==> flow/design.v <==
module FA_Structural(a,b,cin,sum,cout);
	input a,b,cin;
    output sum,cout;
    wire x,y,z;
    xor(x,a,b);
    xor(sum,x,cin);
    and(y,cin,x);
    and(z,a,b);
    or(cout,y,z);
endmodule
module RPA(a,b,cin,sum,cout);
	input [63:0] a,b;
    input cin;
    output wire [63:0] sum;
    output wire cout;
	wire c0,c1,c2,c3,c4,c5,c6,c7,c8,c9,c10,c11,c12,c13,c14,c15,c16,c17,c18,c19,c20,c21,c22,c23,c24,c25,c26,c27,c28,c29,c30,c31,c32,c33,c34,c35,c36,c37,c38,c39,c40,c41,c42,c43,c44,c45,c46,c47,c48,c49,c50,c51,c52,c53,c54,c55,c56,c57,c58,c59,c60,c61,c62;
	FA_Structural fa1(a[0],b[0],cin,sum[0],c0);
	FA_Structural fa2(a[1],b[1],c0,sum[1],c1);
	FA_Structural fa3(a[2],b[2],c1,sum[2],c2);
	FA_Structural fa4(a[3],b[3],c2,sum[3],c3);
    FA_Structural fa5(a[4],b[4],c3,sum[4],c4);
    FA_Structural fa6(a[5],b[5],c4,sum[5],c5);
    FA_Structural fa7(a[6],b[6],c5,sum[6],c6);
    FA_Structural fa8(a[7],b[7],c6,sum[7],c7);
    FA_Structural fa9(a[8],b[8],c7,sum[8],c8);
    FA_Structural fa10(a[9],b[9],c8,sum[9],c9);
    FA_Structural fa11(a[10],b[10],c9,sum[10],c10);
    FA_Structural fa12(a[11],b[11],c10,sum[11],c11);
    FA_Structural fa13(a[12],b[12],c11,sum[12],c12);
    FA_Structural fa14(a[13],b[13],c12,sum[13],c13);
    FA_Structural fa15(a[14],b[14],c13,sum[14],c14);
    FA_Structural fa16(a[15],b[15],c14,sum[15],c15);
    FA_Structural fa17(a[16],b[16],c15,sum[16],c16);
    FA_Structural fa18(a[17],b[17],c16,sum[17],c17);
    FA_Structural fa19(a[18],b[18],c17,sum[18],c18);
    FA_Structural fa20(a[19],b[19],c18,sum[19],c19);
    FA_Structural fa21(a[20],b[20],c19,sum[20],c20);
    FA_Structural fa22(a[21],b[21],c20,sum[21],c21);
    FA_Structural fa23(a[22],b[22],c21,sum[22],c22);
    FA_Structural fa24(a[23],b[23],c22,sum[23],c23);
    FA_Structural fa25(a[24],b[24],c23,sum[24],c24);
    FA_Structural fa26(a[25],b[25],c24,sum[25],c25);
    FA_Structural fa27(a[26],b[26],c25,sum[26],c26);
    FA_Structural fa28(a[27],b[27],c26,sum[27],c27);
    FA_Structural fa29(a[28],b[28],c27,sum[28],c28);
    FA_Structural fa30(a[29],b[29],c28,sum[29],c29);
    FA_Structural fa31(a[30],b[30],c29,sum[30],c30);
    FA_Structural fa32(a[31],b[31],c30,sum[31],c31);
    FA_Structural fa33(a[32],b[32],c31,sum[32],c32);
    FA_Structural fa34(a[33],b[33],c32,sum[33],c33);
    FA_Structural fa35(a[34],b[34],c33,sum[34],c34);
    FA_Structural fa36(a[35],b[35],c34,sum[35],c35);
    FA_Structural fa37(a[36],b[36],c35,sum[36],c36);	
    FA_Structural fa38(a[37],b[37],c36,sum[37],c37);
    FA_Structural fa39(a[38],b[38],c37,sum[38],c38);
    FA_Structural fa40(a[39],b[39],c38,sum[39],c39);
    FA_Structural fa41(a[40],b[40],c39,sum[40],c40);
    FA_Structural fa42(a[41],b[41],c40,sum[41],c41);
    FA_Structural fa43(a[42],b[42],c41,sum[42],c42);
    FA_Structural fa44(a[43],b[43],c42,sum[43],c43);
    FA_Structural fa45(a[44],b[44],c43,sum[44],c44);
    FA_Structural fa46(a[45],b[45],c44,sum[45],c45);
    FA_Structural fa47(a[46],b[46],c45,sum[46],c46);
    FA_Structural fa48(a[47],b[47],c46,sum[47],c47);
    FA_Structural fa49(a[48],b[48],c47,sum[48],c48);
    FA_Structural fa50(a[49],b[49],c48,sum[49],c49);
    FA_Structural fa51(a[50],b[50],c49,sum[50],c50);
    FA_Structural fa52(a[51],b[51],c50,sum[51],c51);
    FA_Structural fa53(a[52],b[52],c51,sum[52],c52);
    FA_Structural fa54(a[53],b[53],c52,sum[53],c53);
    FA_Structural fa55(a[54],b[54],c53,sum[54],c54);
    FA_Structural fa56(a[55],b[55],c54,sum[55],c55);
    FA_Structural fa57(a[56],b[56],c55,sum[56],c56);
    FA_Structural fa58(a[57],b[57],c56,sum[57],c57);
    FA_Structural fa59(a[58],b[58],c57,sum[58],c58);
    FA_Structural fa60(a[59],b[59],c58,sum[59],c59);
    FA_Structural fa61(a[60],b[60],c59,sum[60],c60);
    FA_Structural fa62(a[61],b[61],c60,sum[61],c61);
    FA_Structural fa63(a[62],b[62],c61,sum[62],c62);
    FA_Structural fa64(a[63],b[63],c62,sum[63],cout);
endmodule
module swap(input [63:0]in1, input [63:0]in2, output reg [63:0]out1, output reg [63:0]out2);
    always @(in1 or in2)
    begin
        if(in2[62:0]>in1[62:0])
        begin
            out2 = in1;
            out1 = in2;
        end
        else
        begin
            out1 = in1;
            out2 = in2;
        end
    end
endmodule
module shifter(input [63:0]A, input [10:0]shift, output [63:0]B);
    assign B = A>>shift;
endmodule
module split(input [63:0]A, output sign, output [10:0]exp, output [51:0]man);
    assign sign = A[63];
    assign exp  = A[62:52];
    assign man  = A[51:0];
endmodule
module dfa(input [63:0] I1, input [63:0] I2, output reg [63:0] Final_exp);
    wire[63:0] A,B;
    swap SW(I1,I2,A,B); 
    wire S1,S2;        
    wire [10:0] E1,E2; 
    wire [51:0] M1,M2; 
    split SP1(A,S1,E1,M1); 
    split SP2(B,S2,E2,M2); 
    wire [10:0]Expdiff; 
    assign Expdiff = E1-E2;
    wire [63:0] T1,T2,T3;  
    assign T1= {|E1,M1};   
    assign T2= {|E2,M2};   
    shifter BS(T2,Expdiff,T3); 
    wire [63:0]T4;
    assign T4 = {64{S1^S2}}^T3; 
    wire [63:0]Sum;
    wire Carry;
    RPA C1(T1,T4,S1^S2,Sum,Carry); 
    reg [51:0] M3,tmp; 
    reg [10:0] E3;
    integer i, j;
    reg found;
    always @(*)
    begin
        i=53;
        j=0;
        found=1'b0;
        tmp=Sum[51:0];
        if(Sum[53]==1)
        begin 
            M3=Sum[52:1];
            E3 = E1 + 1'b1;
        end
        else if(Sum[52]==0)
        begin
            for(j=1;j<=52;j=j+1)
            begin
                if(!found && Sum[52-j]==1'b1)
                begin
                    i=j;
                    found=1'b1;
                end
            end
            E3=E1-i;
            tmp=Sum[51:0];
            M3=tmp<<i;
        end
        else
        begin
            M3=Sum[51:0];
            E3=E1;
        end
    end
    always@(*) begin
        if(&E1 == 1'b1 || &E2 == 1'b1) begin
            Final_exp = 64'b0_11111111111_1111111111111111111111111111111111111111111111111111;	
        end
        else if((|E1== 1'b0) && (|M1[51:0]== 1'b0)) begin
            Final_exp = {S2,E2,M2[51:0]};
        end
        else if((|E2== 1'b0) && (|M2[51:0]== 1'b0)) begin
            Final_exp = {S1,E1,M1[51:0]};
        end
        else if(Sum[63:0] == 63'b0) begin
            Final_exp=64'b0;
        end
        else begin
            Final_exp = {S1,{11{|Sum}} & E3,M3};
        end
    end
endmodule
module fp64_add(input clk, input [63:0] a, input [63:0] b, output reg [63:0] s);
    reg  [63:0] a_q, b_q;
    wire [63:0] sum;
    dfa u_dfa(.I1(a_q), .I2(b_q), .Final_exp(sum));
    always @(posedge clk) begin
        a_q <= a;
        b_q <= b;
        s   <= sum;
    end
endmodule
; ---- From RTL to reports: fp64_add
; Each step is given for the RTL above and for the edited RTL.
; Lines under "orig" count in the file above, lines under "edited" in the edited file.
; "diff" is "edited" less "orig", of the values as shown.
; A cell with - has no value.
[setup]
top = fp64_add
clock_port = clk
lib = sky130hd
corner = tt_025C_1v80

; ---- The edit
; Unified diff, file above to edited file.
; A script made this edit. It changes what the design does and was not meant as an optimisation.
; begin of diff
@@ -182,5 +182,5 @@
         a_q <= a;
         b_q <= b;
-        s   <= sum;
     end
+    always @(*) s = sum;
 endmodule
; end of diff

; ---- After elaboration
; Yosys after proc, flatten, opt, wreduce and memory -nomap, before mapping. Enables and synchronous resets that opt folds into registers are not counted as muxes. Memory bits, and registers merged into a memory's read port (data or address), are not among the register bits. Print and check cells are not counted. Equal cells are merged and count once.
[word_totals]
columns = item, orig, edited, diff
row1 = regBits, 192, 128, -64
row2 = in_bits, 129, 129, 0
row3 = output_inout_bits, 64, 64, 0
row4 = wordCells, 631, 631, 0
[op_classes]
columns = item, orig, edited, diff
row1 = addsub, 3, 3, 0
row2 = cmp, 1, 1, 0
row3 = shifts, 2, 2, 0
row4 = n_mux, 216, 217, 1
row5 = logic, 293, 293, 0
row6 = reduce_and_logical, 113, 113, 0
[op_table]
columns = operator, orig, edited, diff
row1 = 64-bit two-way mux, 5, 6, 1
row2 = 1-bit two-way mux, 153, 153, 0
row3 = 1-bit XOR, 118, 118, 0
row4 = 1-bit bitwise AND, 116, 116, 0
row5 = 1-bit logical AND, 53, 53, 0
row6 = 32-bit two-way mux, 53, 53, 0
row7 = 1-bit bitwise OR, 53, 53, 0
row8 = 1-bit logical NOT, 51, 51, 0
row9 = 1-bit NOT, 4, 4, 0
row10 = 11-bit two-way mux, 2, 2, 0
row11 = 52-bit two-way mux, 2, 2, 0
row12 = 11-bit AND reduction, 2, 2, 0
row13 = 11-bit OR reduction, 2, 2, 0
row14 = 52-bit OR reduction, 2, 2, 0
row15 = 11-bit subtractor, 2, 2, 0
row16 = 11-bit by 1-bit adder with 11-bit output with constant B, 1, 1, 0
row17 = 11-bit bitwise AND, 1, 1, 0
row18 = 63-bit > comparator, 1, 1, 0
row19 = 64-bit logical NOT, 1, 1, 0
row20 = 1-bit logical OR, 1, 1, 0
row21 = 6-bit two-way mux, 1, 1, 0
row22 = 64-bit OR reduction, 1, 1, 0
row23 = 52-bit by 32-bit left shift with 52-bit output, 1, 1, 0
row24 = 53-bit by 11-bit right shift with 64-bit output, 1, 1, 0
row25 = 64-bit XOR, 1, 1, 0

; ---- Logic depth
; Yosys ltp: most cells in a row. Word level: on the elaborated netlist, between registers, memories and ports. Mapped: between sequential cells and ports; inverters and the memories' decode and read muxes count.
[depth]
columns = item, orig, edited, diff
row1 = ltp_word, 376, 377, 1
row2 = ABC_AREA, 0, 0, -
row3 = ltp_mapped, 116, 107, -9
row4 = mapped_depth_nobuf, 100, 101, 1

; ---- After synthesis
; Source: synth_stat.txt of the flow (Yosys; design flattened, memories mapped). It holds for the ABC_AREA given above (unset counts as 0); a run with the other value may have another netlist.
[synth_totals]
columns = item, orig, edited, diff
row1 = cell_count, 2719, 2592, -127
row2 = mapped_area_um2, 20165.6, 18615.4, -1550.2
row3 = seqArea_um2, 3843.7, 2562.5, -1281.2
row4 = flip_flops, 192, 128, -64
row5 = n_buf, 196, 187, -9
[by_type]
columns = cell, orig, edited, diff
row1 = sky130_fd_sc_hd__nand2_1, 341, 253, -88
row2 = sky130_fd_sc_hd__dfxtp_1, 192, 128, -64
row3 = sky130_fd_sc_hd__mux2i_1, 129, 179, 50
row4 = sky130_fd_sc_hd__a211oi_1, 34, 65, 31
row5 = sky130_fd_sc_hd__a21oi_1, 254, 225, -29
row6 = sky130_fd_sc_hd__mux4_2, 31, 16, -15
row7 = sky130_fd_sc_hd__nor3_1, 44, 58, 14
row8 = sky130_fd_sc_hd__nand3_1, 62, 75, 13
row9 = sky130_fd_sc_hd__nor4_1, 57, 45, -12
row10 = sky130_fd_sc_hd__o21ai_0, 173, 162, -11
row11 = sky130_fd_sc_hd__o211ai_1, 52, 41, -11
row12 = sky130_fd_sc_hd__buf_2, 24, 13, -11
row13 = sky130_fd_sc_hd__o21ai_1, 10, 20, 10
row14 = sky130_fd_sc_hd__xor2_1, 10, 0, -10
row15 = sky130_fd_sc_hd__inv_1, 143, 151, 8
row16 = sky130_fd_sc_hd__a221oi_1, 54, 46, -8
row17 = sky130_fd_sc_hd__a22oi_1, 24, 16, -8
row18 = sky130_fd_sc_hd__a2111oi_0, 4, 12, 8
; Not every row of either side is listed.
; By module: a second synthesis without flattening, with its own total; a netlist apart from the flattened one above.
[unflattened]
columns = item, orig, edited, diff
row1 = cells_unflattened, 2727, 2663, -64
row2 = hier_area_um2, 23953.0, 22671.7, -1281.3
; Each row is one instance without its submodules.
[by_module_orig]
columns = module, n_inst, n_cells, mod_area_um2, seq_area_um2
row1 = dfa, 1, 1421, 8777.2, 0.0
row2 = shifter, 1, 553, 5270.1, 0.0
row3 = fp64_add, 1, 192, 3843.7, 3843.7
row4 = swap, 1, 369, 3819.9, 0.0
row5 = FA_Structural, 64, 1, 20.0, 0.0
row6 = split, 2, 64, 480.5, 0.0
row7 = RPA, 1, 0, 0.0, 0.0
[by_module_edited]
columns = module, n_inst, n_cells, mod_area_um2, seq_area_um2
row1 = dfa, 1, 1421, 8777.2, 0.0
row2 = shifter, 1, 553, 5270.1, 0.0
row3 = swap, 1, 369, 3819.9, 0.0
row4 = fp64_add, 1, 128, 2562.5, 2562.5
row5 = FA_Structural, 64, 1, 20.0, 0.0
row6 = split, 2, 64, 480.5, 0.0
row7 = RPA, 1, 0, 0.0, 0.0

; ---- Path before layout
; OpenSTA on the mapped netlist: ideal clock, no wires. The path of least setup slack (recovery checks aside). Input and output delay are each 20% of the period. Register names are those of the netlist, which keeps one name where synthesis merged equal registers.
[synth_path]
columns = item, orig, edited, diff
row1 = kind, register to register, register to output, -
row2 = startpoint, register a_q[55], register a_q[58], -
row3 = endpoint, register s[61], output port s[61], -
row4 = period_ns, 30.0, 30.0, 0.0
row5 = output_delay_ns, -, 6.000, -
row6 = setup_time_ns, 0.141, -, -
row7 = launch_ns, 0.000, 0.000, 0.000
row8 = arrival_time_ns, 32.229, 28.991, -3.238
row9 = t_required_ns, 29.859, 24.000, -5.859
row10 = slack_ns, -2.370, -4.991, -2.621
row11 = path_delay_ns, 32.370, 28.991, -3.379
row12 = stages, 110, 103, -7
row13 = path_buffers, 19, 7, -12
row14 = synth_period_reached_ns, 32.37, 34.991, 2.621
; "path_delay_ns" = arrival - input delay + setup time.
; At an output port there is no setup time.
; "stages": output pins that drive a net of the path, with the launching flip-flop's if there is one; two outputs of one cell count as two.
; "synth_period_reached_ns" = period - worst setup slack (recovery checks aside). The figure is calculated, with input and output delays left at 20% of the set period.
; The rows between start and end are the longest chain of elaborated cells between them; the timing report does not say that the signal goes this way. Where chains are equally long, one stands for them.
; Each line given opens the expression or statement behind the cell; cells for indexed reads and writes are added by Yosys, which also makes memories of some case tables.
[synth_via_orig]
cell_sequence = sky130_fd_sc_hd__dfxtp_1 -> sky130_fd_sc_hd__clkbuf_1 -> sky130_fd_sc_hd__inv_1 -> sky130_fd_sc_hd__ha_1 -> sky130_fd_sc_hd__clkbuf_1 -> sky130_fd_sc_hd__nand4_1 -> sky130_fd_sc_hd__a211oi_1 -> sky130_fd_sc_hd__o21ai_2 -> sky130_fd_sc_hd__nand2_4 -> sky130_fd_sc_hd__buf_6 -> sky130_fd_sc_hd__buf_6 -> sky130_fd_sc_hd__clkbuf_1 -> sky130_fd_sc_hd__buf_1 -> sky130_fd_sc_hd__buf_1 -> sky130_fd_sc_hd__clkbuf_1 -> sky130_fd_sc_hd__clkbuf_1 -> sky130_fd_sc_hd__clkbuf_1 -> sky130_fd_sc_hd__clkbuf_1 -> [... 74 more ...] -> sky130_fd_sc_hd__inv_1 -> sky130_fd_sc_hd__or3_1 -> sky130_fd_sc_hd__o41ai_1 -> sky130_fd_sc_hd__inv_2 -> sky130_fd_sc_hd__clkbuf_1 -> sky130_fd_sc_hd__clkbuf_1 -> sky130_fd_sc_hd__ha_1 -> sky130_fd_sc_hd__a21o_1 -> sky130_fd_sc_hd__a21o_1 -> sky130_fd_sc_hd__and2_1 -> sky130_fd_sc_hd__o21ai_0 -> sky130_fd_sc_hd__nand2b_1 -> sky130_fd_sc_hd__a2111oi_0 -> sky130_fd_sc_hd__and3_1 -> sky130_fd_sc_hd__o21ai_0 -> sky130_fd_sc_hd__xor2_1 -> sky130_fd_sc_hd__nand2_1 -> sky130_fd_sc_hd__o211ai_1
elab_chain_cells = 376
cone_cells = 625
classes_between = add/sub: 3; compare: 1; shift: 1; mux: 214; logic: 293; reduce/logical: 113
[synth_lines_orig]
columns = item, line
row1 = start: declaration, 178  ; reg  [63:0] a_q, b_q;
row2 = start: assignment, 182  ; a_q <= a;
row3 = 63-bit > comparator, 85  ; if(in2[62:0]>in1[62:0])
row4 = 64-bit two-way mux, 85
row5 = 11-bit subtractor, 114  ; assign Expdiff = E1-E2;
row6 = 53-bit by 11-bit right shift with 64-bit output, 98  ; assign B = A>>shift;
row7 = 64-bit XOR, 120  ; assign T4 = {64{S1^S2}}^T3;
row8 = 1-bit XOR, 5  ; xor(x,a,b);
row9 = 1-bit bitwise AND, 7  ; and(y,cin,x);
row10 = [... 362 more ...], -
row11 = 11-bit subtractor, 149  ; E3=E1-i;
row12 = 11-bit two-way mux, 139  ; else if(Sum[52]==0)
row13 = 11-bit two-way mux, 134  ; if(Sum[53]==1)
row14 = 11-bit bitwise AND, 173  ; Final_exp = {S1,{11{|Sum}} & E3,M3};
row15 = 64-bit two-way mux, 169  ; else if(Sum[63:0] == 63'b0) begin
row16 = 64-bit two-way mux, 166  ; else if((|E2== 1'b0) && (|M2[51:0]== 1'b0)) begin
row17 = 64-bit two-way mux, 163  ; else if((|E1== 1'b0) && (|M1[51:0]== 1'b0)) begin
row18 = end: assignment, 184  ; s   <= sum;
row19 = end: declaration, 177  ; module fp64_add(input clk, input [63:0] a, input [63:0] b, output reg [63:0] s);
[synth_via_edited]
cell_sequence = sky130_fd_sc_hd__dfxtp_1 -> sky130_fd_sc_hd__inv_1 -> sky130_fd_sc_hd__ha_1 -> sky130_fd_sc_hd__buf_6 -> sky130_fd_sc_hd__a211oi_2 -> sky130_fd_sc_hd__o22a_1 -> sky130_fd_sc_hd__a21oi_1 -> sky130_fd_sc_hd__a2111oi_1 -> sky130_fd_sc_hd__nand2b_1 -> sky130_fd_sc_hd__o21ai_2 -> sky130_fd_sc_hd__buf_6 -> sky130_fd_sc_hd__a21boi_0 -> sky130_fd_sc_hd__ha_1 -> sky130_fd_sc_hd__a211oi_1 -> sky130_fd_sc_hd__a2111o_1 -> sky130_fd_sc_hd__nand3_1 -> sky130_fd_sc_hd__a31oi_1 -> sky130_fd_sc_hd__xnor2_1 -> [... 67 more ...] -> sky130_fd_sc_hd__inv_1 -> sky130_fd_sc_hd__o22a_1 -> sky130_fd_sc_hd__nand2_1 -> sky130_fd_sc_hd__inv_1 -> sky130_fd_sc_hd__clkbuf_1 -> sky130_fd_sc_hd__buf_1 -> sky130_fd_sc_hd__ha_1 -> sky130_fd_sc_hd__a21o_1 -> sky130_fd_sc_hd__a21o_1 -> sky130_fd_sc_hd__and2_1 -> sky130_fd_sc_hd__o21ai_0 -> sky130_fd_sc_hd__nand2b_1 -> sky130_fd_sc_hd__a2111oi_0 -> sky130_fd_sc_hd__nand3_1 -> sky130_fd_sc_hd__o31ai_1 -> sky130_fd_sc_hd__nand2_1 -> sky130_fd_sc_hd__xnor2_1 -> sky130_fd_sc_hd__o221ai_1
elab_chain_cells = 377
cone_cells = 626
classes_between = add/sub: 3; compare: 1; shift: 1; mux: 215; logic: 293; reduce/logical: 113
[synth_lines_edited]
columns = item, line
row1 = start: declaration, 178  ; reg  [63:0] a_q, b_q;
row2 = start: assignment, 182  ; a_q <= a;
row3 = 63-bit > comparator, 85  ; if(in2[62:0]>in1[62:0])
row4 = 64-bit two-way mux, 85
row5 = 11-bit subtractor, 114  ; assign Expdiff = E1-E2;
row6 = 53-bit by 11-bit right shift with 64-bit output, 98  ; assign B = A>>shift;
row7 = 64-bit XOR, 120  ; assign T4 = {64{S1^S2}}^T3;
row8 = 1-bit XOR, 5  ; xor(x,a,b);
row9 = 1-bit bitwise AND, 7  ; and(y,cin,x);
row10 = [... 363 more ...], -
row11 = 11-bit two-way mux, 139  ; else if(Sum[52]==0)
row12 = 11-bit two-way mux, 134  ; if(Sum[53]==1)
row13 = 11-bit bitwise AND, 173  ; Final_exp = {S1,{11{|Sum}} & E3,M3};
row14 = 64-bit two-way mux, 169  ; else if(Sum[63:0] == 63'b0) begin
row15 = 64-bit two-way mux, 166  ; else if((|E2== 1'b0) && (|M2[51:0]== 1'b0)) begin
row16 = 64-bit two-way mux, 163  ; else if((|E1== 1'b0) && (|M1[51:0]== 1'b0)) begin
row17 = 64-bit two-way mux, 160  ; if(&E1 == 1'b1 || &E2 == 1'b1) begin
row18 = end: declaration, 177  ; module fp64_add(input clk, input [63:0] a, input [63:0] b, output reg [63:0] s);

; ---- Path in the finished layout
; From the final timing report of each run of pair 1: the path of least setup slack in the routed layout; clock arrival at registers is part of the times.
[layout_path]
columns = item, orig, edited, diff
row1 = kind, register to register, register to output, -
row2 = startpoint, register a_q[4], register a_q[26], -
row3 = endpoint, register s[31], output port s[24], -
row4 = period_ns, 30.0, 30.0, 0.0
row5 = output_delay_ns, -, 6.00, -
row6 = setup_time_ns, 0.08, -, -
row7 = launch_ns, 0.52, 0.42, -0.10
row8 = arrival_time_ns, 29.68, 27.43, -2.25
row9 = t_required_ns, 30.42, 24.00, -6.42
row10 = slack_ns, 0.74, -3.43, -4.17
row11 = stages, 92, 95, 3
row12 = path_buffers, 3, 8, 5
; The rows between start and end are the longest chain of elaborated cells between them; the timing report does not say that the signal goes this way. Where chains are equally long, one stands for them.
[layout_via_orig]
cell_sequence = sky130_fd_sc_hd__dfxtp_2 -> sky130_fd_sc_hd__inv_1 -> sky130_fd_sc_hd__ha_1 -> sky130_fd_sc_hd__a211o_1 -> sky130_fd_sc_hd__a31oi_1 -> sky130_fd_sc_hd__a21oi_1 -> sky130_fd_sc_hd__o41a_1 -> sky130_fd_sc_hd__o311a_2 -> sky130_fd_sc_hd__nor2_8 -> sky130_fd_sc_hd__buf_12 -> sky130_fd_sc_hd__nor2_1 -> sky130_fd_sc_hd__a211oi_1 -> sky130_fd_sc_hd__a21oi_1 -> sky130_fd_sc_hd__mux2i_2 -> sky130_fd_sc_hd__nand2_1 -> sky130_fd_sc_hd__nand3_1 -> sky130_fd_sc_hd__a21oi_2 -> sky130_fd_sc_hd__a21oi_1 -> [... 56 more ...] -> sky130_fd_sc_hd__nor2_2 -> sky130_fd_sc_hd__nand2_1 -> sky130_fd_sc_hd__o2bb2ai_1 -> sky130_fd_sc_hd__a22oi_1 -> sky130_fd_sc_hd__o21ai_1 -> sky130_fd_sc_hd__a21oi_2 -> sky130_fd_sc_hd__and2_4 -> sky130_fd_sc_hd__buf_12 -> sky130_fd_sc_hd__nor2b_1 -> sky130_fd_sc_hd__nor2_1 -> sky130_fd_sc_hd__nor2_1 -> sky130_fd_sc_hd__nor2_1 -> sky130_fd_sc_hd__a21o_1 -> sky130_fd_sc_hd__mux2i_1 -> sky130_fd_sc_hd__buf_4 -> sky130_fd_sc_hd__o211ai_1 -> sky130_fd_sc_hd__a21oi_1 -> sky130_fd_sc_hd__o31a_1
elab_chain_cells = 375
cone_cells = 622
classes_between = add/sub: 1; compare: 1; shift: 2; mux: 214; logic: 292; reduce/logical: 112
[layout_lines_orig]
columns = item, line
row1 = start: declaration, 178  ; reg  [63:0] a_q, b_q;
row2 = start: assignment, 182  ; a_q <= a;
row3 = 63-bit > comparator, 85  ; if(in2[62:0]>in1[62:0])
row4 = 64-bit two-way mux, 85
row5 = 11-bit subtractor, 114  ; assign Expdiff = E1-E2;
row6 = 53-bit by 11-bit right shift with 64-bit output, 98  ; assign B = A>>shift;
row7 = 64-bit XOR, 120  ; assign T4 = {64{S1^S2}}^T3;
row8 = 1-bit XOR, 5  ; xor(x,a,b);
row9 = 1-bit bitwise AND, 7  ; and(y,cin,x);
row10 = [... 361 more ...], -
row11 = 32-bit two-way mux, 134  ; if(Sum[53]==1)
row12 = 52-bit by 32-bit left shift with 52-bit output, 151  ; M3=tmp<<i;
row13 = 52-bit two-way mux, 139  ; else if(Sum[52]==0)
row14 = 52-bit two-way mux, 134
row15 = 64-bit two-way mux, 169  ; else if(Sum[63:0] == 63'b0) begin
row16 = 64-bit two-way mux, 166  ; else if((|E2== 1'b0) && (|M2[51:0]== 1'b0)) begin
row17 = 64-bit two-way mux, 163  ; else if((|E1== 1'b0) && (|M1[51:0]== 1'b0)) begin
row18 = end: assignment, 184  ; s   <= sum;
row19 = end: declaration, 177  ; module fp64_add(input clk, input [63:0] a, input [63:0] b, output reg [63:0] s);
[layout_via_edited]
cell_sequence = sky130_fd_sc_hd__dfxtp_1 -> sky130_fd_sc_hd__inv_1 -> sky130_fd_sc_hd__ha_1 -> sky130_fd_sc_hd__nand3_1 -> sky130_fd_sc_hd__nor3_1 -> sky130_fd_sc_hd__nand3_1 -> sky130_fd_sc_hd__o31ai_2 -> sky130_fd_sc_hd__buf_4 -> sky130_fd_sc_hd__o21a_2 -> sky130_fd_sc_hd__o21ai_4 -> sky130_fd_sc_hd__a21boi_2 -> sky130_fd_sc_hd__ha_2 -> sky130_fd_sc_hd__a211oi_4 -> sky130_fd_sc_hd__a2111o_1 -> sky130_fd_sc_hd__a31oi_2 -> sky130_fd_sc_hd__mux2i_1 -> sky130_fd_sc_hd__nor2_2 -> sky130_fd_sc_hd__or4_4 -> [... 59 more ...] -> sky130_fd_sc_hd__or3_4 -> sky130_fd_sc_hd__nor2_4 -> sky130_fd_sc_hd__buf_6 -> sky130_fd_sc_hd__nand3_4 -> sky130_fd_sc_hd__nor2_4 -> sky130_fd_sc_hd__buf_6 -> sky130_fd_sc_hd__or4_4 -> sky130_fd_sc_hd__buf_6 -> sky130_fd_sc_hd__a211o_4 -> sky130_fd_sc_hd__buf_6 -> sky130_fd_sc_hd__buf_8 -> sky130_fd_sc_hd__o21ai_4 -> sky130_fd_sc_hd__a31oi_4 -> sky130_fd_sc_hd__mux2_4 -> sky130_fd_sc_hd__o22a_1 -> sky130_fd_sc_hd__o211ai_1 -> sky130_fd_sc_hd__a22oi_2 -> sky130_fd_sc_hd__buf_2
elab_chain_cells = 376
cone_cells = 623
classes_between = add/sub: 1; compare: 1; shift: 2; mux: 215; logic: 292; reduce/logical: 112
[layout_lines_edited]
columns = item, line
row1 = start: declaration, 178  ; reg  [63:0] a_q, b_q;
row2 = start: assignment, 182  ; a_q <= a;
row3 = 63-bit > comparator, 85  ; if(in2[62:0]>in1[62:0])
row4 = 64-bit two-way mux, 85
row5 = 11-bit subtractor, 114  ; assign Expdiff = E1-E2;
row6 = 53-bit by 11-bit right shift with 64-bit output, 98  ; assign B = A>>shift;
row7 = 64-bit XOR, 120  ; assign T4 = {64{S1^S2}}^T3;
row8 = 1-bit XOR, 5  ; xor(x,a,b);
row9 = 1-bit bitwise AND, 7  ; and(y,cin,x);
row10 = [... 362 more ...], -
row11 = 52-bit by 32-bit left shift with 52-bit output, 151  ; M3=tmp<<i;
row12 = 52-bit two-way mux, 139  ; else if(Sum[52]==0)
row13 = 52-bit two-way mux, 134  ; if(Sum[53]==1)
row14 = 64-bit two-way mux, 169  ; else if(Sum[63:0] == 63'b0) begin
row15 = 64-bit two-way mux, 166  ; else if((|E2== 1'b0) && (|M2[51:0]== 1'b0)) begin
row16 = 64-bit two-way mux, 163  ; else if((|E1== 1'b0) && (|M1[51:0]== 1'b0)) begin
row17 = 64-bit two-way mux, 160  ; if(&E1 == 1'b1 || &E2 == 1'b1) begin
row18 = end: declaration, 177  ; module fp64_add(input clk, input [63:0] a, input [63:0] b, output reg [63:0] s);

; ---- Flow runs
; Runs of the flow (Yosys, OpenROAD) on both versions; the two runs of a pair have the same settings. The constraints put input and output delay at 20% of the set period each and load the outputs with 0.01 pF.
[flow_settings_pair_1]
CORE_UTILIZATION = 25
period_ns = 30.0
CAP_MARGIN = 20
CORE_MARGIN = 2
SLEW_MARGIN = 20
[results_pair_1]
columns = item, orig, edited, diff
row1 = ys_area_um2, 20165.6, 18615.4, -1550.2
row2 = design_die_area_um2, 82949.8, 76659.8, -6290.0
row3 = stdcell_area_um2, 25197.9, 32521.2, 7323.3
row4 = final_setup_ws_ns, 0.741, -3.432, -4.173
row5 = hold_worst_slack_ns, 0.664, 5.988, 5.324
row6 = period_less_ws_ns, 29.259, 33.432, 4.173
[flow_settings_pair_2]
ABC_AREA = 1
CORE_MARGIN = 8
CORE_UTILIZATION = 37
CTS_CLUSTER_DIAMETER = 319
GPL_TIMING_DRIVEN = 1
PLACE_DENSITY_LB_ADDON = 0.21
TNS_END_PERCENT = 85
period_ns = 19.5
CAP_MARGIN = 20
SLEW_MARGIN = 20
[results_pair_2]
columns = item, orig, edited, diff
row1 = ys_area_um2, 20498.4, 19165.9, -1332.5
row2 = design_die_area_um2, 63189.4, 59338.5, -3850.9
row3 = stdcell_area_um2, 32419.8, 32982.9, 563.1
row4 = final_setup_ws_ns, -7.447, -11.813, -4.366
row5 = hold_worst_slack_ns, 0.673, 3.890, 3.217
row6 = period_less_ws_ns, 26.947, 31.313, 4.366
; By "period_less_ws_ns" is meant the clock period of the run minus its worst setup slack. This is arithmetic on one report: input and output delays are still those of the set period (20% each).
